==> flow/design.v <==
module signal_generator(input clk25,
       input rst,
       output hsyncOut,
       output vsyncOut,
       output [9:0] xposOut,
       output [9:0] yposOut);
reg
[9:0] xpos;
reg
[9:0] ypos;
wire
endline = (xpos == 799);
always
@(posedge clk25) begin
 if (rst || endline)
   xpos <= 0;
 else
   xpos <= xpos + 1;
end
always
@(posedge clk25) begin
 if (rst)
  ypos <= 0;
 else if (endline) begin
  if (ypos == 520)
   ypos <= 0;
  else
   ypos <= ypos + 1; 
 end
end
reg
hsync, vsync;
always
@(posedge clk25) begin
 if (rst) begin
 hsync <= 1'b1;
 vsync <= 1'b1;
 end else begin
 hsync <= ~(xpos > 664 && xpos
<= 759);   
 vsync <= ~(ypos == 490 || ypos ==
491);    
 end
end
assign
hsyncOut = hsync;
assign
vsyncOut = vsync;
assign
xposOut = xpos;
assign
yposOut = ypos;
endmodule
module game(input clk25,
    input rst,
    input [9:0] xpos,
    input [9:0] ypos,
    input rota,
    input rotb,
    input de,
    output red,
    output green,
    output blue);
reg [8:0] paddlePosition;
reg [27:0] counter;
always @(posedge clk25)
begin
 if (rst) begin
  counter <= 0;
  paddlePosition <= 160;
 end
 else begin
  counter <= counter + 1;
  if (counter == 250_000)
    begin
      counter <= 0;
if(rota || rotb)
begin
 if(rota) begin
  if(paddlePosition < 520)         
   paddlePosition <= paddlePosition + 3 ; 
 end
 else if(rotb) begin
  if(paddlePosition >= 0)         
   paddlePosition <= paddlePosition - 3;  
 end
end
end
 end
end
reg [9:0] ballX;
reg [8:0] ballY;
reg ballXpos, ballYpos;
reg Xbounce, Ybounce;
wire endOfFrame = (xpos == 0 && ypos == 480);
integer b; 
always @(posedge clk25) begin
 if (rst) begin
  ballX <= 0;
  ballY <= 0;
 end
 else if (endOfFrame) begin  
  if (ballX == 0 && ballY == 0) begin   
  ballX <= 25;
  ballY <= 280;  
  end
  else begin
   if (ballXpos ^ Xbounce) 
    ballX <= ballX + b;  
   else 
    ballX <= ballX - b;  
   if (ballYpos ^ Ybounce) 
    ballY <= ballY + b;   
   else
    ballY <= ballY - b;   
  end
 end 
end
reg [5:0] missTimer; 
reg brick_alive1;
reg brick_alive2;
reg brick_alive3;
reg brick_alive4;
reg brick_alive5;
reg brick_alive6;
reg brick_alive7;
reg brick_alive8;
reg brick_alive9; 
reg brick_alive10;
reg brick_alive11;
reg brick_alive12;
reg brick_alive13;
reg brick_alive14;
reg brick_alive15;
reg brick_alive16;
reg brick_alive17;
reg brick_alive18;
reg brick_alive19;
reg brick_alive20;
reg brick_alive21;
reg brick_alive22;
reg brick_alive23;
reg brick_alive24;
reg brick_alive25;
reg brick_alive26;
reg brick_alive27;
reg brick_alive28;
reg brick_alive29;
reg brick_alive30;
reg brick_alive31;
reg brick_alive32;
reg brick_alive33;
reg brick_alive34;
reg brick_alive35;
reg brick_alive36;
reg brick_alive37;
reg brick_alive38;  
reg brick_alive39;
reg brick_alive40;
reg brick_alive41;
reg brick_alive42;
reg brick_alive43;
reg brick_alive44;
reg brick_alive45; 
reg brick_alive46;
reg brick_alive47;
reg brick_alive48;
reg brick_alive49;
reg brick_alive50;
reg brick_alive51;
reg brick_alive52;
reg brick_alive53;
reg brick_alive54;
reg brick_alive55;
reg brick_alive56;
reg brick_alive57;
reg brick_alive58;
reg brick_alive59;
reg brick_alive60;
reg brick_alive61;
reg brick_alive62;
reg brick_alive63;
reg brick_alive64;
reg brick_alive65;
reg brick_alive66;
reg brick_alive67;
reg brick_alive68;
reg brick_alive69;
reg brick_alive70;
reg brick_alive71;
reg brick_alive72;
reg brick_alive73;
reg brick_alive74;
reg brick_alive75;
reg brick_alive76;
reg brick_alive77;
reg brick_alive78;
reg brick_alive79;
reg brick_alive80;
reg brick_alive81;
reg brick_alive82;
reg brick_alive83;
reg brick_alive84;
reg brick_alive85;
reg brick_alive86;
reg brick_alive87;
reg brick_alive88;
reg brick_alive89;
reg brick_alive90;
reg brick_alive91;
reg brick_alive92;
reg brick_alive93;
reg brick_alive94;
reg brick_alive95;
reg brick_alive96;
wire area = (xpos < 640 && ypos < 480);
wire top = (area && ypos <= 10);
wire bottom = (area && ypos >= 476);
wire left = (area && xpos <= 3);
wire right = (area && xpos >= 637);
wire border = (area && (left || right || top ));
wire brick1 = ((area && xpos >= 13 && xpos <=55 && ypos<=50 && ypos>=30)&& brick_alive1);
wire brick2 = ((area && xpos >= 65 && xpos <=107 && ypos<=50 && ypos>=30)&& brick_alive2);
wire brick3 = ((area && xpos >= 117 && xpos <=159 && ypos<=50 && ypos>=30)&& brick_alive3);
wire brick4 = ((area && xpos >= 169 && xpos <=211 && ypos<=50 && ypos>=30)&& brick_alive4);
wire brick5 = ((area && xpos >= 221 && xpos <=263 && ypos<=50 && ypos>=30)&& brick_alive5);
wire brick6 = ((area && xpos >= 273 && xpos <=315 && ypos<=50 && ypos>=30)&& brick_alive6);
wire brick7 = ((area && xpos >= 325 && xpos <=367 && ypos<=50 && ypos>=30)&& brick_alive7);
wire brick8 = ((area && xpos >= 377 && xpos <=419 && ypos<=50 && ypos>=30)&& brick_alive8);
wire brick9 = ((area && xpos >= 429 && xpos <=471 && ypos<=50 && ypos>=30)&& brick_alive9);
wire brick10 = ((area && xpos >= 481 && xpos <=523 && ypos<=50 && ypos>=30)&& brick_alive10);
wire brick11 = ((area && xpos >= 533 && xpos <=575 && ypos<=50 && ypos>=30)&& brick_alive11);
wire brick12 = ((area && xpos >= 585 && xpos <=627 && ypos<=50 && ypos>=30)&& brick_alive12);
wire brick13 = ((area && xpos >= 13 && xpos <=55 && ypos<=80 && ypos>=60)&& brick_alive13);
wire brick14 = ((area && xpos >= 65 && xpos <=107 && ypos<=80 && ypos>=60)&& brick_alive14);
wire brick15 = ((area && xpos >= 117 && xpos <=159 && ypos<=80 && ypos>=60)&& brick_alive15);
wire brick16 = ((area && xpos >= 169 && xpos <=211 && ypos<=80 && ypos>=60)&& brick_alive16);
wire brick17 = ((area && xpos >= 221 && xpos <=263 && ypos<=80 && ypos>=60)&& brick_alive17);
wire brick18 = ((area && xpos >= 273 && xpos <=315 && ypos<=80 && ypos>=60)&& brick_alive18);
wire brick19 = ((area && xpos >= 325 && xpos <=367 && ypos<=80 && ypos>=60)&& brick_alive19);
wire brick20 = ((area && xpos >= 377 && xpos <=419 && ypos<=80 && ypos>=60)&& brick_alive20);
wire brick21 = ((area && xpos >= 429 && xpos <=471 && ypos<=80 && ypos>=60)&& brick_alive21);
wire brick22 = ((area && xpos >= 481 && xpos <=523 && ypos<=80 && ypos>=60)&& brick_alive22);
wire brick23 = ((area && xpos >= 533 && xpos <=575 && ypos<=80 && ypos>=60)&& brick_alive23);
wire brick24 = ((area && xpos >= 585 && xpos <=627 && ypos<=80 && ypos>=60)&& brick_alive24);
wire brick25 = ((area && xpos >= 13 && xpos <=55 && ypos<=110 && ypos>=90)&& brick_alive25);
wire brick26 = ((area && xpos >= 65 && xpos <=107 && ypos<=110 && ypos>=90)&& brick_alive26);
wire brick27 = ((area && xpos >= 117 && xpos <=159 && ypos<=110 && ypos>=90)&& brick_alive27);
wire brick28 = ((area && xpos >= 169 && xpos <=211 && ypos<=110 && ypos>=90)&& brick_alive28);
wire brick29 = ((area && xpos >= 221 && xpos <=263 && ypos<=110 && ypos>=90)&& brick_alive29);
wire brick30 = ((area && xpos >= 273 && xpos <=315 && ypos<=110 && ypos>=90)&& brick_alive30);
wire brick31 = ((area && xpos >= 325 && xpos <=367 && ypos<=110 && ypos>=90)&& brick_alive31);
wire brick32 = ((area && xpos >= 377 && xpos <=419 && ypos<=110 && ypos>=90)&& brick_alive32);
wire brick33 = ((area && xpos >= 429 && xpos <=471 && ypos<=110 && ypos>=90)&& brick_alive33);
wire brick34 = ((area && xpos >= 481 && xpos <=523 && ypos<=110 && ypos>=90)&& brick_alive34);
wire brick35 = ((area && xpos >= 533 && xpos <=575 && ypos<=110 && ypos>=90)&& brick_alive35);
wire brick36 = ((area && xpos >= 585 && xpos <=627 && ypos<=110 && ypos>=90)&& brick_alive36);
wire brick37 = ((area && xpos >= 13 && xpos <=55 && ypos<=140 && ypos>=120)&& brick_alive37);
wire brick38 = ((area && xpos >= 65 && xpos <=107 && ypos<=140 && ypos>=120)&& brick_alive38);
wire brick39 = ((area && xpos >= 117 && xpos <=159 && ypos<=140 && ypos>=120)&& brick_alive39);
wire brick40 = ((area && xpos >= 169 && xpos <=211 && ypos<=140 && ypos>=120)&& brick_alive40);
wire brick41 = ((area && xpos >= 221 && xpos <=263 && ypos<=140 && ypos>=120)&& brick_alive41);
wire brick42 = ((area && xpos >= 273 && xpos <=315 && ypos<=140 && ypos>=120)&& brick_alive42);
wire brick43 = ((area && xpos >= 325 && xpos <=367 && ypos<=140 && ypos>=120)&& brick_alive43);
wire brick44 = ((area && xpos >= 377 && xpos <=419 && ypos<=140 && ypos>=120)&& brick_alive44);
wire brick45 = ((area && xpos >= 429 && xpos <=471 && ypos<=140 && ypos>=120)&& brick_alive45);
wire brick46 = ((area && xpos >= 481 && xpos <=523 && ypos<=140 && ypos>=120)&& brick_alive46);
wire brick47 = ((area && xpos >= 533 && xpos <=575 && ypos<=140 && ypos>=120)&& brick_alive47);
wire brick48 = ((area && xpos >= 585 && xpos <=627 && ypos<=140 && ypos>=120)&& brick_alive48);
wire brick49 = ((area && xpos >= 13 && xpos <=55 && ypos<=170 && ypos>=150)&& brick_alive49);
wire brick50 = ((area && xpos >= 65 && xpos <=107 && ypos<=170 && ypos>=150)&& brick_alive50);
wire brick51 = ((area && xpos >= 117 && xpos <=159 && ypos<=170 && ypos>=150)&& brick_alive51);
wire brick52 = ((area && xpos >= 169 && xpos <=211 && ypos<=170 && ypos>=150)&& brick_alive52);
wire brick53 = ((area && xpos >= 221 && xpos <=263 && ypos<=170 && ypos>=150)&& brick_alive53);
wire brick54 = ((area && xpos >= 273 && xpos <=315 && ypos<=170 && ypos>=150)&& brick_alive54);
wire brick55 = ((area && xpos >= 325 && xpos <=367 && ypos<=170 && ypos>=150)&& brick_alive55);
wire brick56 = ((area && xpos >= 377 && xpos <=419 && ypos<=170 && ypos>=150)&& brick_alive56);
wire brick57 = ((area && xpos >= 429 && xpos <=471 && ypos<=170 && ypos>=150)&& brick_alive57);
wire brick58 = ((area && xpos >= 481 && xpos <=523 && ypos<=170 && ypos>=150)&& brick_alive58);
wire brick59 = ((area && xpos >= 533 && xpos <=575 && ypos<=170 && ypos>=150)&& brick_alive59);
wire brick60 = ((area && xpos >= 585 && xpos <=627 && ypos<=170 && ypos>=150)&& brick_alive60);
wire brick61 = ((area && xpos >= 13 && xpos <=55 && ypos<=200 && ypos>=180)&& brick_alive61);
wire brick62 = ((area && xpos >= 65 && xpos <=107 && ypos<=200 && ypos>=180)&& brick_alive62);
wire brick63 = ((area && xpos >= 117 && xpos <=159 && ypos<=200 && ypos>=180)&& brick_alive63);
wire brick64 = ((area && xpos >= 169 && xpos <=211 && ypos<=200 && ypos>=180)&& brick_alive64);
wire brick65 = ((area && xpos >= 221 && xpos <=263 && ypos<=200 && ypos>=180)&& brick_alive65);
wire brick66 = ((area && xpos >= 273 && xpos <=315 && ypos<=200 && ypos>=180)&& brick_alive66);
wire brick67 = ((area && xpos >= 325 && xpos <=367 && ypos<=200 && ypos>=180)&& brick_alive67);
wire brick68 = ((area && xpos >= 377 && xpos <=419 && ypos<=200 && ypos>=180)&& brick_alive68);
wire brick69 = ((area && xpos >= 429 && xpos <=471 && ypos<=200 && ypos>=180)&& brick_alive69);
wire brick70 = ((area && xpos >= 481 && xpos <=523 && ypos<=200 && ypos>=180)&& brick_alive70);
wire brick71 = ((area && xpos >= 533 && xpos <=575 && ypos<=200 && ypos>=180)&& brick_alive71);
wire brick72 = ((area && xpos >= 585 && xpos <=627 && ypos<=200 && ypos>=180)&& brick_alive72);
wire brick73 = ((area && xpos >= 13 && xpos <=55 && ypos<=230 && ypos>=210)&& brick_alive73);
wire brick74 = ((area && xpos >= 65 && xpos <=107 && ypos<=230 && ypos>=210)&& brick_alive74);
wire brick75 = ((area && xpos >= 117 && xpos <=159 && ypos<=230 && ypos>=210)&& brick_alive75);
wire brick76 = ((area && xpos >= 169 && xpos <=211 && ypos<=230 && ypos>=210)&& brick_alive76);
wire brick77 = ((area && xpos >= 221 && xpos <=263 && ypos<=230 && ypos>=210)&& brick_alive77);
wire brick78 = ((area && xpos >= 273 && xpos <=315 && ypos<=230 && ypos>=210)&& brick_alive78);
wire brick79 = ((area && xpos >= 325 && xpos <=367 && ypos<=230 && ypos>=210)&& brick_alive79);
wire brick80 = ((area && xpos >= 377 && xpos <=419 && ypos<=230 && ypos>=210)&& brick_alive80);
wire brick81 = ((area && xpos >= 429 && xpos <=471 && ypos<=230 && ypos>=210)&& brick_alive81);
wire brick82 = ((area && xpos >= 481 && xpos <=523 && ypos<=230 && ypos>=210)&& brick_alive82);
wire brick83 = ((area && xpos >= 533 && xpos <=575 && ypos<=230 && ypos>=210)&& brick_alive83);
wire brick84 = ((area && xpos >= 585 && xpos <=627 && ypos<=230 && ypos>=210)&& brick_alive84);
wire brick85 = ((area && xpos >= 13 && xpos <=55 && ypos<=260 && ypos>=240)&& brick_alive85);
wire brick86 = ((area && xpos >= 65 && xpos <=107 && ypos<=260 && ypos>=240)&& brick_alive86);
wire brick87 = ((area && xpos >= 117 && xpos <=159 && ypos<=260 && ypos>=240)&& brick_alive87);
wire brick88 = ((area && xpos >= 169 && xpos <=211 && ypos<=260 && ypos>=240)&& brick_alive88);
wire brick89 = ((area && xpos >= 221 && xpos <=263 && ypos<=260 && ypos>=240)&& brick_alive89);
wire brick90 = ((area && xpos >= 273 && xpos <=315 && ypos<=260 && ypos>=240)&& brick_alive90);
wire brick91 = ((area && xpos >= 325 && xpos <=367 && ypos<=260 && ypos>=240)&& brick_alive91);
wire brick92 = ((area && xpos >= 377 && xpos <=419 && ypos<=260 && ypos>=240)&& brick_alive92);
wire brick93 = ((area && xpos >= 429 && xpos <=471 && ypos<=260 && ypos>=240)&& brick_alive93);
wire brick94 = ((area && xpos >= 481 && xpos <=523 && ypos<=260 && ypos>=240)&& brick_alive94);
wire brick95 = ((area && xpos >= 533 && xpos <=575 && ypos<=260 && ypos>=240)&& brick_alive95);
wire brick96 = ((area && xpos >= 585 && xpos <=627 && ypos<=260 && ypos>=240)&& brick_alive96);
integer a;
wire paddle = (xpos >= paddlePosition+4 && xpos <= paddlePosition+80+a && ypos >= 440 && ypos <= 447); 
wire ball = (xpos >= ballX && xpos <= ballX+5 && ypos >= ballY && ypos <= ballY+5); 
wire background = (area && !(border || paddle || ball));
wire missed = area && missTimer != 0;
assign red   = { missed || border || paddle || ball || brick1 || brick2 || brick3 || brick4 || brick5 || brick6 || brick7 || brick8 
                                                 || brick9 || brick10 || brick11 || brick12 || brick13 || brick14 || brick15 || brick16 
                 || brick17 || brick18 || brick19 || brick20 || brick21 || brick22 || brick23 || brick24 
                 || brick73 || brick74 || brick75 || brick76 || brick77 || brick78 || brick79 || brick80 
                 || brick81 || brick82 || brick83 || brick84 || brick85 || brick86 || brick87 || brick88 
                 || brick89 || brick90 || brick91 || brick92 || brick93 || brick94 || brick95 || brick96};
assign green = {  missed ||  border || paddle ||ball || brick25 || brick26 || brick27 || brick28 || brick29 || brick32
                 || brick33 || brick34 || brick35 || brick36 || brick37 || brick38 || brick39 || brick40 
                 || brick41 || brick42 || brick43 || brick44 || brick45 || brick46 || brick47 || brick48 
                 || brick49 || brick50 || brick51 || brick52 || brick53 || brick54 || brick55 || brick56 
                 || brick57 || brick58 || brick59 || brick60 || brick61 || brick62 || brick63 || brick64 
                 || brick65 || brick66 || brick67 || brick68 || brick69 || brick70 || brick71 || brick72 
                 || brick73 || brick74 || brick75 || brick76 || brick77 || brick78 || brick79 || brick80 
                 || brick81 || brick82 || brick83 || brick84 || brick85 || brick86 || brick87 || brick88 
                 || brick89 || brick90 || brick91 || brick92 || brick93 || brick94 || brick95 || brick96 };
assign blue  = {  missed ||  border || paddle || ball || brick25 || brick26 || brick27 || brick28 || brick29 || brick30 || brick31 || brick32 
                 || brick33 || brick34 || brick35 || brick36 || brick37 || brick38 || brick39 || brick40 
               || brick41 || brick42 || brick43 || brick44 || brick45 || brick46 || brick47 || brick48};
always @(posedge clk25) begin
 if (rst) begin
  Xbounce <= 0;
  Ybounce <= 0;
  ballXpos <= 1;
  ballYpos <= 1;
  missTimer <= 0;
a=4;
b=3;
brick_alive1=1;
brick_alive2=1;
brick_alive3=1;
brick_alive4=1;
brick_alive5=1;
brick_alive6=1;
brick_alive7=1;
brick_alive8=1;
brick_alive9=1;
brick_alive10=1;
brick_alive11=1;
brick_alive12=1;
brick_alive13=1;
brick_alive14=1;
brick_alive15=1;
brick_alive16=1;
brick_alive17=1;
brick_alive18=1;
brick_alive19=1;
brick_alive20=1;
brick_alive21=1;
brick_alive22=1;
brick_alive23=1;
brick_alive24=1;
brick_alive25=1;
brick_alive26=1;
brick_alive27=1;
brick_alive28=1;
brick_alive29=1;
brick_alive30=1;
brick_alive31=1;
brick_alive32=1;
brick_alive33=1;
brick_alive34=1;
brick_alive35=1;
brick_alive36=1;
brick_alive37=1;
brick_alive38=1;
brick_alive39=1;
brick_alive40=1;
brick_alive41=1;
brick_alive42=1;
brick_alive43=1;
brick_alive44=1;
brick_alive45=1;
brick_alive46=1;
brick_alive47=1;
brick_alive48=1;
brick_alive49=1;
brick_alive50=1;
brick_alive51=1;
brick_alive52=1;
brick_alive53=1;
brick_alive54=1;
brick_alive55=1;
brick_alive56=1;
brick_alive57=1;
brick_alive58=1;
brick_alive59=1;
brick_alive60=1;
brick_alive61=1;
brick_alive62=1;
brick_alive63=1;
brick_alive64=1;
brick_alive65=1;
brick_alive66=1;
brick_alive67=1;
brick_alive68=1;
brick_alive69=1;
brick_alive70=1;
brick_alive71=1;
brick_alive72=1;
brick_alive73=1;
brick_alive74=1;
brick_alive75=1;
brick_alive76=1;
brick_alive77=1;
brick_alive78=1;
brick_alive79=1;
brick_alive80=1;
brick_alive81=1;
brick_alive82=1;
brick_alive83=1;
brick_alive84=1;
brick_alive85=1;
brick_alive86=1;
brick_alive87=1;
brick_alive88=1;
brick_alive89=1;
brick_alive90=1;
brick_alive91=1;
brick_alive92=1;
brick_alive93=1;
brick_alive94=1;
brick_alive95=1;
brick_alive96=1;
 end
 else if (!endOfFrame) begin
  if (ball && (left || right))
   Xbounce <= 1;
  if (ball && (top || bottom || (paddle && ballYpos)))
   Ybounce <= 1;
  if (ball && bottom)
   missTimer <= 60; 
   if (de==1'b1) begin
a=4;
b=3;
brick_alive1=1;
brick_alive2=1;
brick_alive3=1;
brick_alive4=1;
brick_alive5=1;
brick_alive6=1;
brick_alive7=1;
brick_alive8=1;
brick_alive9=1; 
brick_alive10=1;
brick_alive11=1;
brick_alive12=1;
brick_alive13=1;
brick_alive14=1;
brick_alive15=1;
brick_alive16=1;
brick_alive17=1;
brick_alive18=1;
brick_alive19=1;
brick_alive20=1;
brick_alive21=1;
brick_alive22=1;
brick_alive23=1;
brick_alive24=1;
brick_alive25=1;
brick_alive26=1;
brick_alive27=1;
brick_alive28=1;
brick_alive29=1;
brick_alive30=1;
brick_alive31=1;
brick_alive32=1;
brick_alive33=1;
brick_alive34=1;
brick_alive35=1;
brick_alive36=1;
brick_alive37=1;
brick_alive38=1;  
brick_alive39=1;
brick_alive40=1;
brick_alive41=1;
brick_alive42=1;
brick_alive43=1;
brick_alive44=1;
brick_alive45=1; 
brick_alive46=1;
brick_alive47=1;
brick_alive48=1;
brick_alive49=1;
brick_alive50=1;
brick_alive51=1;
brick_alive52=1;
brick_alive53=1;
brick_alive54=1;
brick_alive55=1;
brick_alive56=1;
brick_alive57=1;
brick_alive58=1;
brick_alive59=1;
brick_alive60=1;
brick_alive61=1;
brick_alive62=1;
brick_alive63=1;
brick_alive64=1;
brick_alive65=1;
brick_alive66=1;
brick_alive67=1;
brick_alive68=1;
brick_alive69=1;
brick_alive70=1;
brick_alive71=1;
brick_alive72=1;
brick_alive73=1;
brick_alive74=1;
brick_alive75=1;
brick_alive76=1;
brick_alive77=1;
brick_alive78=1;
brick_alive79=1;
brick_alive80=1;
brick_alive81=1;
brick_alive82=1;
brick_alive83=1;
brick_alive84=1;
brick_alive85=1;
brick_alive86=1;
brick_alive87=1;
brick_alive88=1;
brick_alive89=1;
brick_alive90=1;
brick_alive91=1;
brick_alive92=1;
brick_alive93=1;
brick_alive94=1;
brick_alive95=1;
brick_alive96=1;
   end
     if (ball && (area && xpos >= 13 && xpos <=55 && ypos<=50 && ypos>=30)) 
     brick_alive1 = 0;
     if (ball && (area && xpos >= 65 && xpos <=107 && ypos<=50 && ypos>=30)) 
     brick_alive2=0;
     if (ball&& (area && xpos >= 117 && xpos <=159 && ypos<=50 && ypos>=30))
     brick_alive3=0;
     if ( ball && (area && xpos >= 169 && xpos <=211 && ypos<=50 && ypos>=30)) 
    brick_alive4=0;
     if ( ball && (area && xpos >= 221 && xpos <=263 && ypos<=50 && ypos>=30)) 
    brick_alive5=0;
     if ( ball&& (area && xpos >= 273 && xpos <=315 && ypos<=50 && ypos>=30)) 
    brick_alive6=0;
     if (ball&& (area && xpos >= 325 && xpos <=367 && ypos<=50 && ypos>=30)) begin
    brick_alive7=0;
    end
     if ( ball&& (area && xpos >= 377 && xpos <=419 && ypos<=50 && ypos>=30)) begin
    brick_alive8=0;
    end
     if ( ball&& (area && xpos >= 429 && xpos <=471 && ypos<=50 && ypos>=30)) begin
    brick_alive9=0;
    end
     if ( ball && (area && xpos >= 481 && xpos <=523 && ypos<=50 && ypos>=30)) begin
    brick_alive10=0;
    end
     if ( ball && (area && xpos >= 533 && xpos <=575 && ypos<=50 && ypos>=30)) begin
    brick_alive11=0;
    end
     if ( ball && (area && xpos >= 585 && xpos <=627 && ypos<=50 && ypos>=30)) begin
    brick_alive12=0;
    end
     if (ball && (area && xpos >= 13 && xpos <=55 && ypos<=80 && ypos>=60))begin
     brick_alive13 = 0;
    end
     if (ball && (area && xpos >= 65 && xpos <=107 && ypos<=80 && ypos>=60)) begin
     brick_alive14=0;
    end
     if (ball&& (area && xpos >= 117 && xpos <=159 && ypos<=80 && ypos>=60))begin
     brick_alive15=0;
    end
     if ( ball && (area && xpos >= 169 && xpos <=211 && ypos<=80 && ypos>=60)) begin
    brick_alive16=0;
    end
     if ( ball && (area && xpos >= 221 && xpos <=263 && ypos<=80 && ypos>=60)) begin
    brick_alive17=0;
    end
     if ( ball&& (area && xpos >= 273 && xpos <=315 && ypos<=80 && ypos>=60)) begin
    brick_alive18=0;
    end
     if (ball&& (area && xpos >= 325 && xpos <=367 && ypos<=80 && ypos>=60)) begin
    brick_alive19=0;
    end
     if ( ball&& (area && xpos >= 377 && xpos <=419 && ypos<=80 && ypos>=60)) begin
    brick_alive20=0;
    end
     if ( ball&& (area && xpos >= 429 && xpos <=471 && ypos<=80 && ypos>=60)) begin
    brick_alive21=0;
    end
     if ( ball && (area && xpos >= 481 && xpos <=523 && ypos<=80 && ypos>=60)) begin
    brick_alive22=0;
    end
     if ( ball && (area && xpos >= 533 && xpos <=575 && ypos<=80 && ypos>=60)) begin
    brick_alive23=0;
    end
     if ( ball && (area && xpos >= 585 && xpos <=627 && ypos<=80 && ypos>=60)) begin
    brick_alive24=0;
    end
     if (ball && (area && xpos >= 13 && xpos <=55 && ypos<=110 && ypos>=90)) begin
     brick_alive25 = 0;
    end
     if (ball && (area && xpos >= 65 && xpos <=107 && ypos<=110 && ypos>=90)) begin
     brick_alive26=0;
    end
     if (ball&& (area && xpos >= 117 && xpos <=159 && ypos<=110 && ypos>=90))begin
     brick_alive27=0;
    end
     if ( ball && (area && xpos >= 169 && xpos <=211 && ypos<=110 && ypos>=90)) begin
    brick_alive28=0;
    end
     if ( ball && (area && xpos >= 221 && xpos <=263 && ypos<=110 && ypos>=90)) begin
    brick_alive29=0;
    end
     if ( ball&& (area && xpos >= 273 && xpos <=315 && ypos<=110 && ypos>=90)) begin
    brick_alive30=0;
    a=40;
    end
     if (ball&& (area && xpos >= 325 && xpos <=367 && ypos<=110 && ypos>=90)) begin
    brick_alive31=0;
    b=5;
    end
     if ( ball&& (area && xpos >= 377 && xpos <=419 && ypos<=110 && ypos>=90)) begin
    brick_alive32=0;
    end
     if ( ball&& (area && xpos >= 429 && xpos <=471 && ypos<=110 && ypos>=90)) begin
    brick_alive33=0;
    end
     if ( ball && (area && xpos >= 481 && xpos <=523 && ypos<=110 && ypos>=90)) begin
    brick_alive34=0;
    end
     if ( ball && (area && xpos >= 533 && xpos <=575 && ypos<=110 && ypos>=90)) begin
    brick_alive35=0;
    end
     if ( ball && (area && xpos >= 585 && xpos <=627 && ypos<=110 && ypos>=90)) begin
    brick_alive36=0;
    end
     if (ball && (area && xpos >= 13 && xpos <=55 && ypos<=140 && ypos>=120))begin
     brick_alive37 = 0;
    end
     if (ball && (area && xpos >= 65 && xpos <=107 && ypos<=140 && ypos>=120)) begin
     brick_alive38=0;
    end
     if (ball&& (area && xpos >= 117 && xpos <=159 && ypos<=140 && ypos>=120))begin
     brick_alive39=0;
    end
     if ( ball && (area && xpos >= 169 && xpos <=211 && ypos<=140 && ypos>=120)) begin
    brick_alive40=0;
    end
     if ( ball && (area && xpos >= 221 && xpos <=263 && ypos<=140 && ypos>=120)) begin
    brick_alive41=0;
    end
     if ( ball&& (area && xpos >= 273 && xpos <=315 && ypos<=140 && ypos>=120)) begin
    brick_alive42=0;
    end
     if (ball&& (area && xpos >= 325 && xpos <=367 && ypos<=140 && ypos>=120)) begin
    brick_alive43=0;
    end
     if ( ball&& (area && xpos >= 377 && xpos <=419 && ypos<=140 && ypos>=120)) begin
    brick_alive44=0;
    end
     if ( ball&& (area && xpos >= 429 && xpos <=471 && ypos<=140 && ypos>=120)) begin
    brick_alive45=0;
    end
     if ( ball && (area && xpos >= 481 && xpos <=523 && ypos<=140 && ypos>=120)) begin
    brick_alive46=0;
    end
     if ( ball && (area && xpos >= 533 && xpos <=575 && ypos<=140 && ypos>=120)) begin
    brick_alive47=0;
    end
     if ( ball && (area && xpos >= 585 && xpos <=627 && ypos<=140 && ypos>=120)) begin
    brick_alive48=0;
    end
     if (ball && (area && xpos >= 13 && xpos <=55 && ypos<=170 && ypos>=150)) begin
     brick_alive49 = 0;
    end
     if (ball && (area && xpos >= 65 && xpos <=107 && ypos<=170 && ypos>=150)) begin
     brick_alive50=0;
    end
     if (ball&& (area && xpos >= 117 && xpos <=159 && ypos<=170 && ypos>=150))begin
     brick_alive51=0;
    end
     if ( ball && (area && xpos >= 169 && xpos <=211 && ypos<=170 && ypos>=150)) begin
    brick_alive52=0;
    end
     if ( ball && (area && xpos >= 221 && xpos <=263 && ypos<=170 && ypos>=150)) begin
    brick_alive53=0;
    end
     if ( ball&& (area && xpos >= 273 && xpos <=315 && ypos<=170 && ypos>=150)) begin
    brick_alive54=0;
    end
     if (ball&& (area && xpos >= 325 && xpos <=367 && ypos<=170 && ypos>=150)) begin
    brick_alive55=0;
    end
     if ( ball&& (area && xpos >= 377 && xpos <=419 && ypos<=170 && ypos>=150)) begin
    brick_alive56=0;
    end
     if ( ball&& (area && xpos >= 429 && xpos <=471 && ypos<=170 && ypos>=150)) begin
    brick_alive57=0;
    end
     if ( ball && (area && xpos >= 481 && xpos <=523 && ypos<=170 && ypos>=150)) begin
    brick_alive58=0;
    end
     if ( ball && (area && xpos >= 533 && xpos <=575 && ypos<=170 && ypos>=150)) begin
    brick_alive59=0;
    end
     if ( ball && (area && xpos >= 585 && xpos <=627 && ypos<=170 && ypos>=150)) begin
    brick_alive60=0;
    end
     if (ball && (area && xpos >= 13 && xpos <=55 && ypos<=200 && ypos>=180)) begin
     brick_alive61 = 0;
    end
     if (ball && (area && xpos >= 65 && xpos <=107 && ypos<=200 && ypos>=180)) begin
     brick_alive62=0;
    end
     if (ball&& (area && xpos >= 117 && xpos <=159 && ypos<=200 && ypos>=180))begin
     brick_alive63=0;
    end
     if ( ball && (area && xpos >= 169 && xpos <=211 && ypos<=200 && ypos>=180)) begin
    brick_alive64=0;
    end
     if ( ball && (area && xpos >= 221 && xpos <=263 && ypos<=200 && ypos>=180)) begin
    brick_alive65=0;
    end
     if ( ball&& (area && xpos >= 273 && xpos <=315 && ypos<=200 && ypos>=180)) begin
    brick_alive66=0;
    end
     if (ball&& (area && xpos >= 325 && xpos <=367 && ypos<=200 && ypos>=180)) begin
    brick_alive67=0;
    end
     if ( ball&& (area && xpos >= 377 && xpos <=419 && ypos<=200 && ypos>=180)) begin
    brick_alive68=0;
    end
     if ( ball&& (area && xpos >= 429 && xpos <=471 && ypos<=200 && ypos>=180)) begin
    brick_alive69=0;   
    end
     if ( ball && (area && xpos >= 481 && xpos <=523 && ypos<=200 && ypos>=180)) begin
    brick_alive70=0;
    end
     if ( ball && (area && xpos >= 533 && xpos <=575 && ypos<=200 && ypos>=180)) begin
    brick_alive71=0;
    end
     if ( ball && (area && xpos >= 585 && xpos <=627 && ypos<=200 && ypos>=180)) begin
    brick_alive72=0;
    end
     if (ball && (area && xpos >= 13 && xpos <=55 && ypos<=230 && ypos>=210)) begin
     brick_alive73 =0;
    end
     if (ball && (area && xpos >= 65 && xpos <=107 && ypos<=230 && ypos>=210)) begin
     brick_alive74=0;
    end
     if (ball&& (area && xpos >= 117 && xpos <=159 && ypos<=230 && ypos>=210))begin
     brick_alive75=0;
    end
     if ( ball && (area && xpos >= 169 && xpos <=211 && ypos<=230 && ypos>=210)) begin
    brick_alive76=0;
    end
     if ( ball && (area && xpos >= 221 && xpos <=263 && ypos<=230 && ypos>=210)) begin
    brick_alive77=0;
    end
     if ( ball&& (area && xpos >= 273 && xpos <=315 && ypos<=230 && ypos>=210)) begin
    brick_alive78=0;
    end
     if (ball&& (area && xpos >= 325 && xpos <=367 && ypos<=230 && ypos>=210)) begin
    brick_alive79=0;
    end
     if ( ball&& (area && xpos >= 377 && xpos <=419 && ypos<=230 && ypos>=210)) begin
    brick_alive80=0;
    end
     if ( ball&& (area && xpos >= 429 && xpos <=471 && ypos<=230 && ypos>=210)) begin
    brick_alive81=0;
    end
     if ( ball && (area && xpos >= 481 && xpos <=523 && ypos<=230 && ypos>=210)) begin
    brick_alive82=0;
    end
     if ( ball && (area && xpos >= 533 && xpos <=575 && ypos<=230 && ypos>=210)) begin
    brick_alive83=0;
    end
     if ( ball && (area && xpos >= 585 && xpos <=627 && ypos<=230 && ypos>=210)) begin
    brick_alive84=0;
    end
     if (ball && (area && xpos >= 13 && xpos <=55 && ypos<=260 && ypos>=240)) begin
     brick_alive85 = 0;
    end
     if (ball && (area && xpos >= 65 && xpos <=107 && ypos<=260 && ypos>=240)) begin
     brick_alive86=0;
    end
     if (ball&& (area && xpos >= 117 && xpos <=159 && ypos<=260 && ypos>=240))begin
     brick_alive87=0;
    end
     if ( ball && (area && xpos >= 169 && xpos <=211 && ypos<=260 && ypos>=240)) begin
    brick_alive88=0;
    end
     if ( ball && (area && xpos >= 221 && xpos <=263 && ypos<=260 && ypos>=240)) begin
    brick_alive89=0;
    end
     if ( ball&& (area && xpos >= 273 && xpos <=315 && ypos<=260 && ypos>=240)) begin
    brick_alive90=0;
    end
     if (ball&& (area && xpos >= 325 && xpos <=367 && ypos<=260 && ypos>=240)) begin
    brick_alive91=0;
    end
     if ( ball&& (area && xpos >= 377 && xpos <=419 && ypos<=260 && ypos>=240)) begin
    brick_alive92=0;
    end
     if ( ball&& (area && xpos >= 429 && xpos <=471 && ypos<=260 && ypos>=240)) begin
    brick_alive93=0;
    end
     if ( ball && (area && xpos >= 481 && xpos <=523 && ypos<=260 && ypos>=240)) begin
    brick_alive94=0;
    end
     if ( ball && (area && xpos >= 533 && xpos <=575 && ypos<=260 && ypos>=240)) begin
    brick_alive95=0;
    end
     if ( ball && (area && xpos >= 585 && xpos <=627 && ypos<=260 && ypos>=240)) begin
    brick_alive96=0;
    end    
 end
  else begin
  if (ballX == 0 && ballY == 0) begin 
   ballXpos <= 1;
   ballYpos <= 1;
   Xbounce <= 0;
   Ybounce <= 0;
  end 
  else begin
   if (Xbounce)
    ballXpos <= ~ballXpos;
   if (Ybounce)
    ballYpos <= ~ballYpos;   
   Xbounce <= 0;  
   Ybounce <= 0;  
   if (missTimer != 0)
    missTimer <= missTimer - 1;
  end
 end
end  
endmodule
module breakout(
    input  clk,
    input  rst,
    input  rota,
    input  rotb,
    input  de,
    output red,
    output green,
    output blue,
    output hsync,
    output vsync
    );
wire [9:0] xpos;
wire [9:0] ypos;
signal_generator signal_generator_inst(clk, rst, hsync, vsync, xpos, ypos);
game game_inst(clk, rst, xpos, ypos, ~rota, ~rotb, ~de, red, green, blue);
endmodule
# Step by step through the tools: breakout
# Tool output for the design above before and after an edit, in the order of the flow.
# "before" refers to lines of the RTL above, "after" to lines of the edited file.
# "change": "after" minus "before" as printed here. "change_rel_pct": 100 x difference / "before".
# Operators: Yosys type, input widths -> output width; for muxes data width and select width s.
# The mark n/a stands for no value.
[inputs] top_module="breakout" clk_port="clk" cell_library="sky130hd" lib_corner="tt_025C_1v80"

# Diff
# Unified diff, file above to edited file.
# The edited RTL no longer does the same as the RTL above: the edit was made by script, with no optimisation intended.
# begin of diff
@@ -317,5 +317,5 @@
 wire brick96 = ((area && xpos >= 585 && xpos <=627 && ypos<=260 && ypos>=240)&& brick_alive96);
 integer a;
-wire paddle = (xpos >= paddlePosition+4 && xpos <= paddlePosition+80+a && ypos >= 440 && ypos <= 447); 
+wire paddle = (xpos >= (paddlePosition|4) && xpos <= paddlePosition+80+a && ypos >= 440 && ypos <= 447); 
 wire ball = (xpos >= ballX && xpos <= ballX+5 && ypos >= ballY && ypos <= ballY+5); 
 wire background = (area && !(border || paddle || ball));
# end of diff

# Elaborated design
# Source: Yosys, flattened and elaborated, memories not mapped. Widths are those after wreduce. Registers that Yosys merges into a memory's read port (data or address) are not register bits. Print and check cells do not count. Equal cells are merged and count once.
[word_totals] item="register_bits" before=226 after=226 change=0 change_rel_pct=0.00
[word_totals] item="inputBits" before=5 after=5 change=0 change_rel_pct=0.00
[word_totals] item="output_inout_bits" before=5 after=5 change=0 change_rel_pct=0.00
[word_totals] item="elab_cells" before=1102 after=1101 change=-1 change_rel_pct=-0.09
[op_classes] item="n_addsub" before=15 after=14 change=-1 change_rel_pct=-6.67
[op_classes] item="n_cmp" before=58 after=58 change=0 change_rel_pct=0.00
[op_classes] item="eq_ne" before=106 after=106 change=0 change_rel_pct=0.00
[op_classes] item="n_mux" before=118 after=118 change=0 change_rel_pct=0.00
[op_classes] item="logic" before=9 after=9 change=0 change_rel_pct=0.00
[op_classes] item="reduce_logical" before=685 after=685 change=0 change_rel_pct=0.00
[op_table] operator="$add 9x3->10 const B" before=2 after=1 change=-1 change_rel_pct=-50.00
[op_table] operator="$ge 10x32->1" before=1 after=0 change=-1 change_rel_pct=-100.00
[op_table] operator="$ge 10x9->1" before=1 after=2 change=1 change_rel_pct=100.00
# Operator kinds equal on both sides are left out: 55.

# Longest topological paths
# Longest topological path by Yosys (ltp), each cell counted once; first at word level (registers and memories cut), then after technology mapping (sequential cells cut; the memories' decode and read muxes count).
[logic_depth] item="depth_word" before=79 after=79 change=0 change_rel_pct=0.00
[logic_depth] item="ABC_AREA" before="0" after="0"
[logic_depth] item="depth_mapped" before=18 after=17 change=-1 change_rel_pct=-5.56
[logic_depth] item="depth_no_buf" before=18 after=17 change=-1 change_rel_pct=-5.56

# After synthesis
# Yosys stat after the flow's synthesis: flattened, memories mapped to cells. It holds for the ABC_AREA given above (unset counts as 0); a run with the other value may have another netlist.
[types] cell="sky130_fd_sc_hd__o22a_1" before=47 after=0 change=-47 change_rel_pct=-100.00
[types] cell="sky130_fd_sc_hd__nor2_1" before=154 after=193 change=39 change_rel_pct=25.32
[types] cell="sky130_fd_sc_hd__nand2_1" before=103 after=68 change=-35 change_rel_pct=-33.98
[types] cell="sky130_fd_sc_hd__a21oi_1" before=112 after=135 change=23 change_rel_pct=20.54
[types] cell="sky130_fd_sc_hd__a211oi_1" before=5 after=18 change=13 change_rel_pct=260.00
[types] cell="sky130_fd_sc_hd__o21ai_0" before=61 after=49 change=-12 change_rel_pct=-19.67
[types] cell="sky130_fd_sc_hd__a31oi_1" before=21 after=9 change=-12 change_rel_pct=-57.14
[types] cell="sky130_fd_sc_hd__and3_1" before=20 after=8 change=-12 change_rel_pct=-60.00
[types] cell="sky130_fd_sc_hd__o21a_1" before=4 after=16 change=12 change_rel_pct=300.00
[types] cell="sky130_fd_sc_hd__o22ai_1" before=1 after=13 change=12 change_rel_pct=1200.00
[types] cell="sky130_fd_sc_hd__clkbuf_1" before=51 after=42 change=-9 change_rel_pct=-17.65
[types] cell="sky130_fd_sc_hd__buf_2" before=6 after=15 change=9 change_rel_pct=150.00
[types] cell="sky130_fd_sc_hd__a22oi_1" before=14 after=22 change=8 change_rel_pct=57.14
[types] cell="sky130_fd_sc_hd__nor4_1" before=7 after=15 change=8 change_rel_pct=114.29
[types] cell="sky130_fd_sc_hd__or3_1" before=15 after=8 change=-7 change_rel_pct=-46.67
[types] cell="sky130_fd_sc_hd__xor2_1" before=46 after=40 change=-6 change_rel_pct=-13.04
[types] cell="sky130_fd_sc_hd__o211ai_1" before=6 after=12 change=6 change_rel_pct=100.00
[types] cell="sky130_fd_sc_hd__xnor2_1" before=47 after=52 change=5 change_rel_pct=10.64
# Cell types equal on both sides are left out: 9.
# The list need not be complete.
[mapped] item="cells" before=1324 after=1304 change=-20 change_rel_pct=-1.51
[mapped] item="area_um2" before=11061.9 after=10776.6 change=-285.3 change_rel_pct=-2.58
[mapped] item="sequential_area_um2" before=3723.6 after=3723.6 change=0.0 change_rel_pct=0.00
[mapped] item="flip_flops" before=186 after=186 change=0 change_rel_pct=0.00
[mapped] item="n_buf" before=62 after=65 change=3 change_rel_pct=4.84
# By module: a second synthesis without flattening, with its own total; a netlist apart from the flattened one above.
[unflattened] item="hier_cells" before=1365 after=1305 change=-60 change_rel_pct=-4.40
[unflattened] item="hier_area_um2" before=11151.9 after=10820.4 change=-331.5 change_rel_pct=-2.97
# Rows give one instance, submodules left out.
[modules_before] mod="game" instances=1 n_cells=1242 area_um2=10085.9 seq_area_um2=3283.1
[modules_before] mod="signal_generator" instances=1 n_cells=120 area_um2=1054.8 seq_area_um2=440.4
[modules_before] mod="breakout" instances=1 n_cells=3 area_um2=11.3 seq_area_um2=0.0
[modules_after] mod="game" instances=1 n_cells=1182 area_um2=9754.4 seq_area_um2=3283.1
[modules_after] mod="signal_generator" instances=1 n_cells=120 area_um2=1054.8 seq_area_um2=440.4
[modules_after] mod="breakout" instances=1 n_cells=3 area_um2=11.3 seq_area_um2=0.0

# Worst setup path after synthesis
# Source: OpenSTA report_checks on the synthesized netlist (no wires, ideal clock, input and output delay 20% of the period each), path of least setup slack; recovery checks are left aside. Register names are those of the netlist, which keeps one name where synthesis merged equal registers.
[synth_timing] item="path_type" before="reg2out" after="reg2out"
[synth_timing] item="from" before="register game_inst.paddlePosition[2]" after="register game_inst.paddlePosition[4]"
[synth_timing] item="to" before="output port blue" after="output port green"
[synth_timing] item="tclk_ns" before=40.0 after=40.0 change=0.0 change_rel_pct=0.00
[synth_timing] item="out_delay_ns" before=8.000 after=8.000 change=0.000 change_rel_pct=0.00
[synth_timing] item="t_first_pin_ns" before=0.000 after=0.000 change=0.000
[synth_timing] item="t_arrival_ns" before=3.240 after=3.650 change=0.410 change_rel_pct=12.65
[synth_timing] item="t_required_ns" before=32.000 after=32.000 change=0.000 change_rel_pct=0.00
[synth_timing] item="setup_slack_ns" before=28.760 after=28.350 change=-0.410
[synth_timing] item="path_delay_ns" before=3.240 after=3.650 change=0.410 change_rel_pct=12.65
[synth_timing] item="driving_pins" before=19 after=17 change=-2 change_rel_pct=-10.53
[synth_timing] item="path_buffers" before=0 after=0 change=0
[synth_timing] item="period_less_setup_slack_ns" before=11.24 after=11.65 change=0.41 change_rel_pct=3.65
# "path_delay_ns" = arrival - input delay + setup time.
# A path that ends at an output port has no setup time.
# "driving_pins" counts driving pins, that of a launching flip-flop among them; a cell with two outputs on the path counts twice.
# "period_less_setup_slack_ns" is the clock period less the worst setup slack; recovery checks do not enter. This is arithmetic on one report: input and output delays are still those of the set period (20% each).
# Between the ends stands the longest chain of elaborated cells between them, by number of cells; it is not shown to be the way that was timed. Of several equally long chains one is given.
# Each line given opens the expression or statement behind the cell; cells for indexed reads and writes are added by Yosys, which also makes memories of some case tables.
# At most two assigning lines are given for a register; there are more.
[synth_between_before] cell_sequence="sky130_fd_sc_hd__dfxtp_1 sky130_fd_sc_hd__ha_1 sky130_fd_sc_hd__inv_1 sky130_fd_sc_hd__fa_1 sky130_fd_sc_hd__nor2_1 sky130_fd_sc_hd__a21oi_1 sky130_fd_sc_hd__nor2b_1 sky130_fd_sc_hd__o21ai_0 sky130_fd_sc_hd__o21ai_0 sky130_fd_sc_hd__a21oi_1 sky130_fd_sc_hd__xor2_1 sky130_fd_sc_hd__ha_1 sky130_fd_sc_hd__nand4_1 sky130_fd_sc_hd__a21oi_1 sky130_fd_sc_hd__a21oi_1 sky130_fd_sc_hd__o211a_1 sky130_fd_sc_hd__nor4_1 sky130_fd_sc_hd__nor4b_1 sky130_fd_sc_hd__o21ai_0" elab_chain_len=32 cells_between=34 classes_between="add/sub (3); compare (2); reduce/logical (29)"
[synth_rtl_before] item="start: declaration" line=64 text="reg [8:0] paddlePosition;"
[synth_rtl_before] item="start: assignment" line=81 text="paddlePosition <= paddlePosition + 3 ;"
[synth_rtl_before] item="start: assignment" line=85 text="paddlePosition <= paddlePosition - 3;"
[synth_rtl_before] item="$add 9x7->10" line=319 text="wire paddle = (xpos >= paddlePosition+4 && xpos <= paddlePosition+80+a && ypos >= 440 && ypos <= 447);"
[synth_rtl_before] item="$add 32x32->32" line=319
[synth_rtl_before] item="$le 10x32->1" line=319
[synth_rtl_before] item="$logic_and 1x1->1 x3" line=319
[synth_rtl_before] item="$logic_or 1x1->1 x26" line=338 text="assign blue  = {  missed ||  border || paddle || ball || brick25 || brick26 || brick27 || brick28 || brick29 | ..."
[synth_rtl_before] item="end: declaration" line=867 text="output blue,"
[synth_between_after] cell_sequence="sky130_fd_sc_hd__dfxtp_1 sky130_fd_sc_hd__ha_1 sky130_fd_sc_hd__ha_1 sky130_fd_sc_hd__nor2b_1 sky130_fd_sc_hd__a21oi_1 sky130_fd_sc_hd__o21ai_0 sky130_fd_sc_hd__o22ai_1 sky130_fd_sc_hd__xnor2_1 sky130_fd_sc_hd__ha_1 sky130_fd_sc_hd__o21ai_0 sky130_fd_sc_hd__o21ai_0 sky130_fd_sc_hd__nor2_1 sky130_fd_sc_hd__a211o_1 sky130_fd_sc_hd__a31oi_1 sky130_fd_sc_hd__o21ai_0 sky130_fd_sc_hd__a2111oi_2 sky130_fd_sc_hd__or4b_1" elab_chain_len=78 cells_between=79 classes_between="add/sub (2); compare (2); reduce/logical (75)"
[synth_rtl_after] item="start: declaration" line=64 text="reg [8:0] paddlePosition;"
[synth_rtl_after] item="start: assignment" line=81 text="paddlePosition <= paddlePosition + 3 ;"
[synth_rtl_after] item="start: assignment" line=85 text="paddlePosition <= paddlePosition - 3;"
[synth_rtl_after] item="$add 9x7->10" line=319 text="wire paddle = (xpos >= (paddlePosition|4) && xpos <= paddlePosition+80+a && ypos >= 440 && ypos <= 447);"
[synth_rtl_after] item="$add 32x32->32" line=319
[synth_rtl_after] item="$le 10x32->1" line=319
[synth_rtl_after] item="$logic_and 1x1->1 x3" line=319
[synth_rtl_after] item="$logic_or 1x1->1 x72" line=329 text="assign green = {  missed ||  border || paddle ||ball || brick25 || brick26 || brick27 || brick28 || brick29 || ..."
[synth_rtl_after] item="end: declaration" line=866 text="output green,"

# Path in the finished layout
# From the final timing report of each run of pair 1: the path of least setup slack in the routed layout; clock arrival at registers is part of the times.
[layout_timing] item="path_type" before="reg2out" after="reg2out"
[layout_timing] item="from" before="register game_inst.paddlePosition[4]" after="register game_inst.paddlePosition[4]"
[layout_timing] item="to" before="output port blue" after="output port green"
[layout_timing] item="tclk_ns" before=13.3 after=13.3 change=0.0 change_rel_pct=0.00
[layout_timing] item="out_delay_ns" before=2.66 after=2.66 change=0.00 change_rel_pct=0.00
[layout_timing] item="t_first_pin_ns" before=0.43 after=0.44 change=0.01 change_rel_pct=2.33
[layout_timing] item="t_arrival_ns" before=5.08 after=5.19 change=0.11 change_rel_pct=2.17
[layout_timing] item="t_required_ns" before=10.64 after=10.64 change=0.00 change_rel_pct=0.00
[layout_timing] item="setup_slack_ns" before=5.56 after=5.45 change=-0.11
[layout_timing] item="driving_pins" before=18 after=19 change=1 change_rel_pct=5.56
[layout_timing] item="path_buffers" before=1 after=1 change=0 change_rel_pct=0.00
# Between the ends stands the longest chain of elaborated cells between them, by number of cells; it is not shown to be the way that was timed. Of several equally long chains one is given.
# At most two assigning lines are given for a register; there are more.
[layout_between_before] cell_sequence="sky130_fd_sc_hd__dfxtp_1 sky130_fd_sc_hd__ha_1 sky130_fd_sc_hd__ha_1 sky130_fd_sc_hd__a21oi_1 sky130_fd_sc_hd__nor2b_1 sky130_fd_sc_hd__o21ai_0 sky130_fd_sc_hd__o21ai_0 sky130_fd_sc_hd__a21oi_1 sky130_fd_sc_hd__xor2_1 sky130_fd_sc_hd__ha_1 sky130_fd_sc_hd__nand4_1 sky130_fd_sc_hd__a21oi_1 sky130_fd_sc_hd__a21oi_1 sky130_fd_sc_hd__o211a_1 sky130_fd_sc_hd__nor4_1 sky130_fd_sc_hd__nor4b_1 sky130_fd_sc_hd__o21ai_0 sky130_fd_sc_hd__clkdlybuf4s50_1" elab_chain_len=32 cells_between=34 classes_between="add/sub (3); compare (2); reduce/logical (29)"
[layout_rtl_before] item="start: declaration" line=64 text="reg [8:0] paddlePosition;"
[layout_rtl_before] item="start: assignment" line=81 text="paddlePosition <= paddlePosition + 3 ;"
[layout_rtl_before] item="start: assignment" line=85 text="paddlePosition <= paddlePosition - 3;"
[layout_rtl_before] item="$add 9x7->10" line=319 text="wire paddle = (xpos >= paddlePosition+4 && xpos <= paddlePosition+80+a && ypos >= 440 && ypos <= 447);"
[layout_rtl_before] item="$add 32x32->32" line=319
[layout_rtl_before] item="$le 10x32->1" line=319
[layout_rtl_before] item="$logic_and 1x1->1 x3" line=319
[layout_rtl_before] item="$logic_or 1x1->1 x26" line=338 text="assign blue  = {  missed ||  border || paddle || ball || brick25 || brick26 || brick27 || brick28 || brick29 | ..."
[layout_rtl_before] item="end: declaration" line=867 text="output blue,"
[layout_between_after] cell_sequence="sky130_fd_sc_hd__dfxtp_1 sky130_fd_sc_hd__ha_1 sky130_fd_sc_hd__ha_1 sky130_fd_sc_hd__nor2b_1 sky130_fd_sc_hd__a21oi_1 sky130_fd_sc_hd__a21oi_1 sky130_fd_sc_hd__o21ai_0 sky130_fd_sc_hd__nand3_1 sky130_fd_sc_hd__xnor2_1 sky130_fd_sc_hd__ha_1 sky130_fd_sc_hd__a211oi_1 sky130_fd_sc_hd__o21ai_0 sky130_fd_sc_hd__nor2_1 sky130_fd_sc_hd__a211o_1 sky130_fd_sc_hd__a31oi_1 sky130_fd_sc_hd__o21ai_0 sky130_fd_sc_hd__a2111oi_2 sky130_fd_sc_hd__or4b_1 sky130_fd_sc_hd__clkdlybuf4s50_1" elab_chain_len=78 cells_between=79 classes_between="add/sub (2); compare (2); reduce/logical (75)"
[layout_rtl_after] item="start: declaration" line=64 text="reg [8:0] paddlePosition;"
[layout_rtl_after] item="start: assignment" line=81 text="paddlePosition <= paddlePosition + 3 ;"
[layout_rtl_after] item="start: assignment" line=85 text="paddlePosition <= paddlePosition - 3;"
[layout_rtl_after] item="$add 9x7->10" line=319 text="wire paddle = (xpos >= (paddlePosition|4) && xpos <= paddlePosition+80+a && ypos >= 440 && ypos <= 447);"
[layout_rtl_after] item="$add 32x32->32" line=319
[layout_rtl_after] item="$le 10x32->1" line=319
[layout_rtl_after] item="$logic_and 1x1->1 x3" line=319
[layout_rtl_after] item="$logic_or 1x1->1 x72" line=329 text="assign green = {  missed ||  border || paddle ||ball || brick25 || brick26 || brick27 || brick28 || brick29 || ..."
[layout_rtl_after] item="end: declaration" line=866 text="output green,"

# Measured runs
# Runs of the flow (Yosys, OpenROAD) on both versions; the two runs of a pair have the same settings. The constraints put input and output delay at 20% of the set period each and load the outputs with 0.01 pF.
[flow_settings_pair_1] CORE_UTILIZATION=40 period_ns=13.3 CAP_MARGIN=20 CORE_MARGIN=2 SLEW_MARGIN=20
[results_pair_1] item="synth_chip_area_um2" before=11061.9 after=10776.6 change=-285.3 change_rel_pct=-2.58
[results_pair_1] item="die_area_um2" before=29000.4 after=28271.1 change=-729.3 change_rel_pct=-2.51
[results_pair_1] item="final_stdcell_area_um2" before=12121.6 after=11756.3 change=-365.3 change_rel_pct=-3.01
[results_pair_1] item="post_route_util_pct" before=44.9 after=44.0 change=-0.9
[results_pair_1] item="setup_ws_ns" before=5.561 after=5.445 change=-0.116
[results_pair_1] item="setup_tns_ns" before=0.000 after=0.000 change=0.000
[results_pair_1] item="hold_worst_slack_ns" before=0.472 after=0.467 change=-0.005
[results_pair_1] item="totalPower_w" before=0.001169 after=0.00113 change=-0.000039 change_rel_pct=-3.34
[results_pair_1] item="period_reached_ns" before=7.739 after=7.855 change=0.116 change_rel_pct=1.50
[flow_settings_pair_2] CELL_PAD_IN_SITES_GLOBAL_PLACEMENT=0 CORE_MARGIN=2 CORE_UTILIZATION=69 CTS_CLUSTER_SIZE=90 GPL_TIMING_DRIVEN=1 MIN_ROUTING_LAYER="met1" PLACE_DENSITY=0.49 SLEW_MARGIN=10 TNS_END_PERCENT=50 period_ns=9.73 CAP_MARGIN=20
[results_pair_2] item="synth_chip_area_um2" before=11061.9 after=10776.6 change=-285.3 change_rel_pct=-2.58
[results_pair_2] item="die_area_um2" before=17060.3 after=16633.3 change=-427.0 change_rel_pct=-2.50
[results_pair_2] item="final_stdcell_area_um2" before=11928.9 after=11562.3 change=-366.6 change_rel_pct=-3.07
[results_pair_2] item="post_route_util_pct" before=75.6 after=75.8 change=0.2
[results_pair_2] item="setup_ws_ns" before=2.718 after=2.576 change=-0.142
[results_pair_2] item="setup_tns_ns" before=0.000 after=0.000 change=0.000
[results_pair_2] item="hold_worst_slack_ns" before=0.475 after=0.475 change=0.000
[results_pair_2] item="totalPower_w" before=0.001556 after=0.001532 change=-0.000024 change_rel_pct=-1.54
[results_pair_2] item="period_reached_ns" before=7.012 after=7.154 change=0.142 change_rel_pct=2.03
# "period_reached_ns" means the clock period less the worst setup slack. The figure is calculated, with input and output delays left at 20% of the set period.
# "totalPower_w": no workload was simulated; the value follows from the tool's default switching activity.
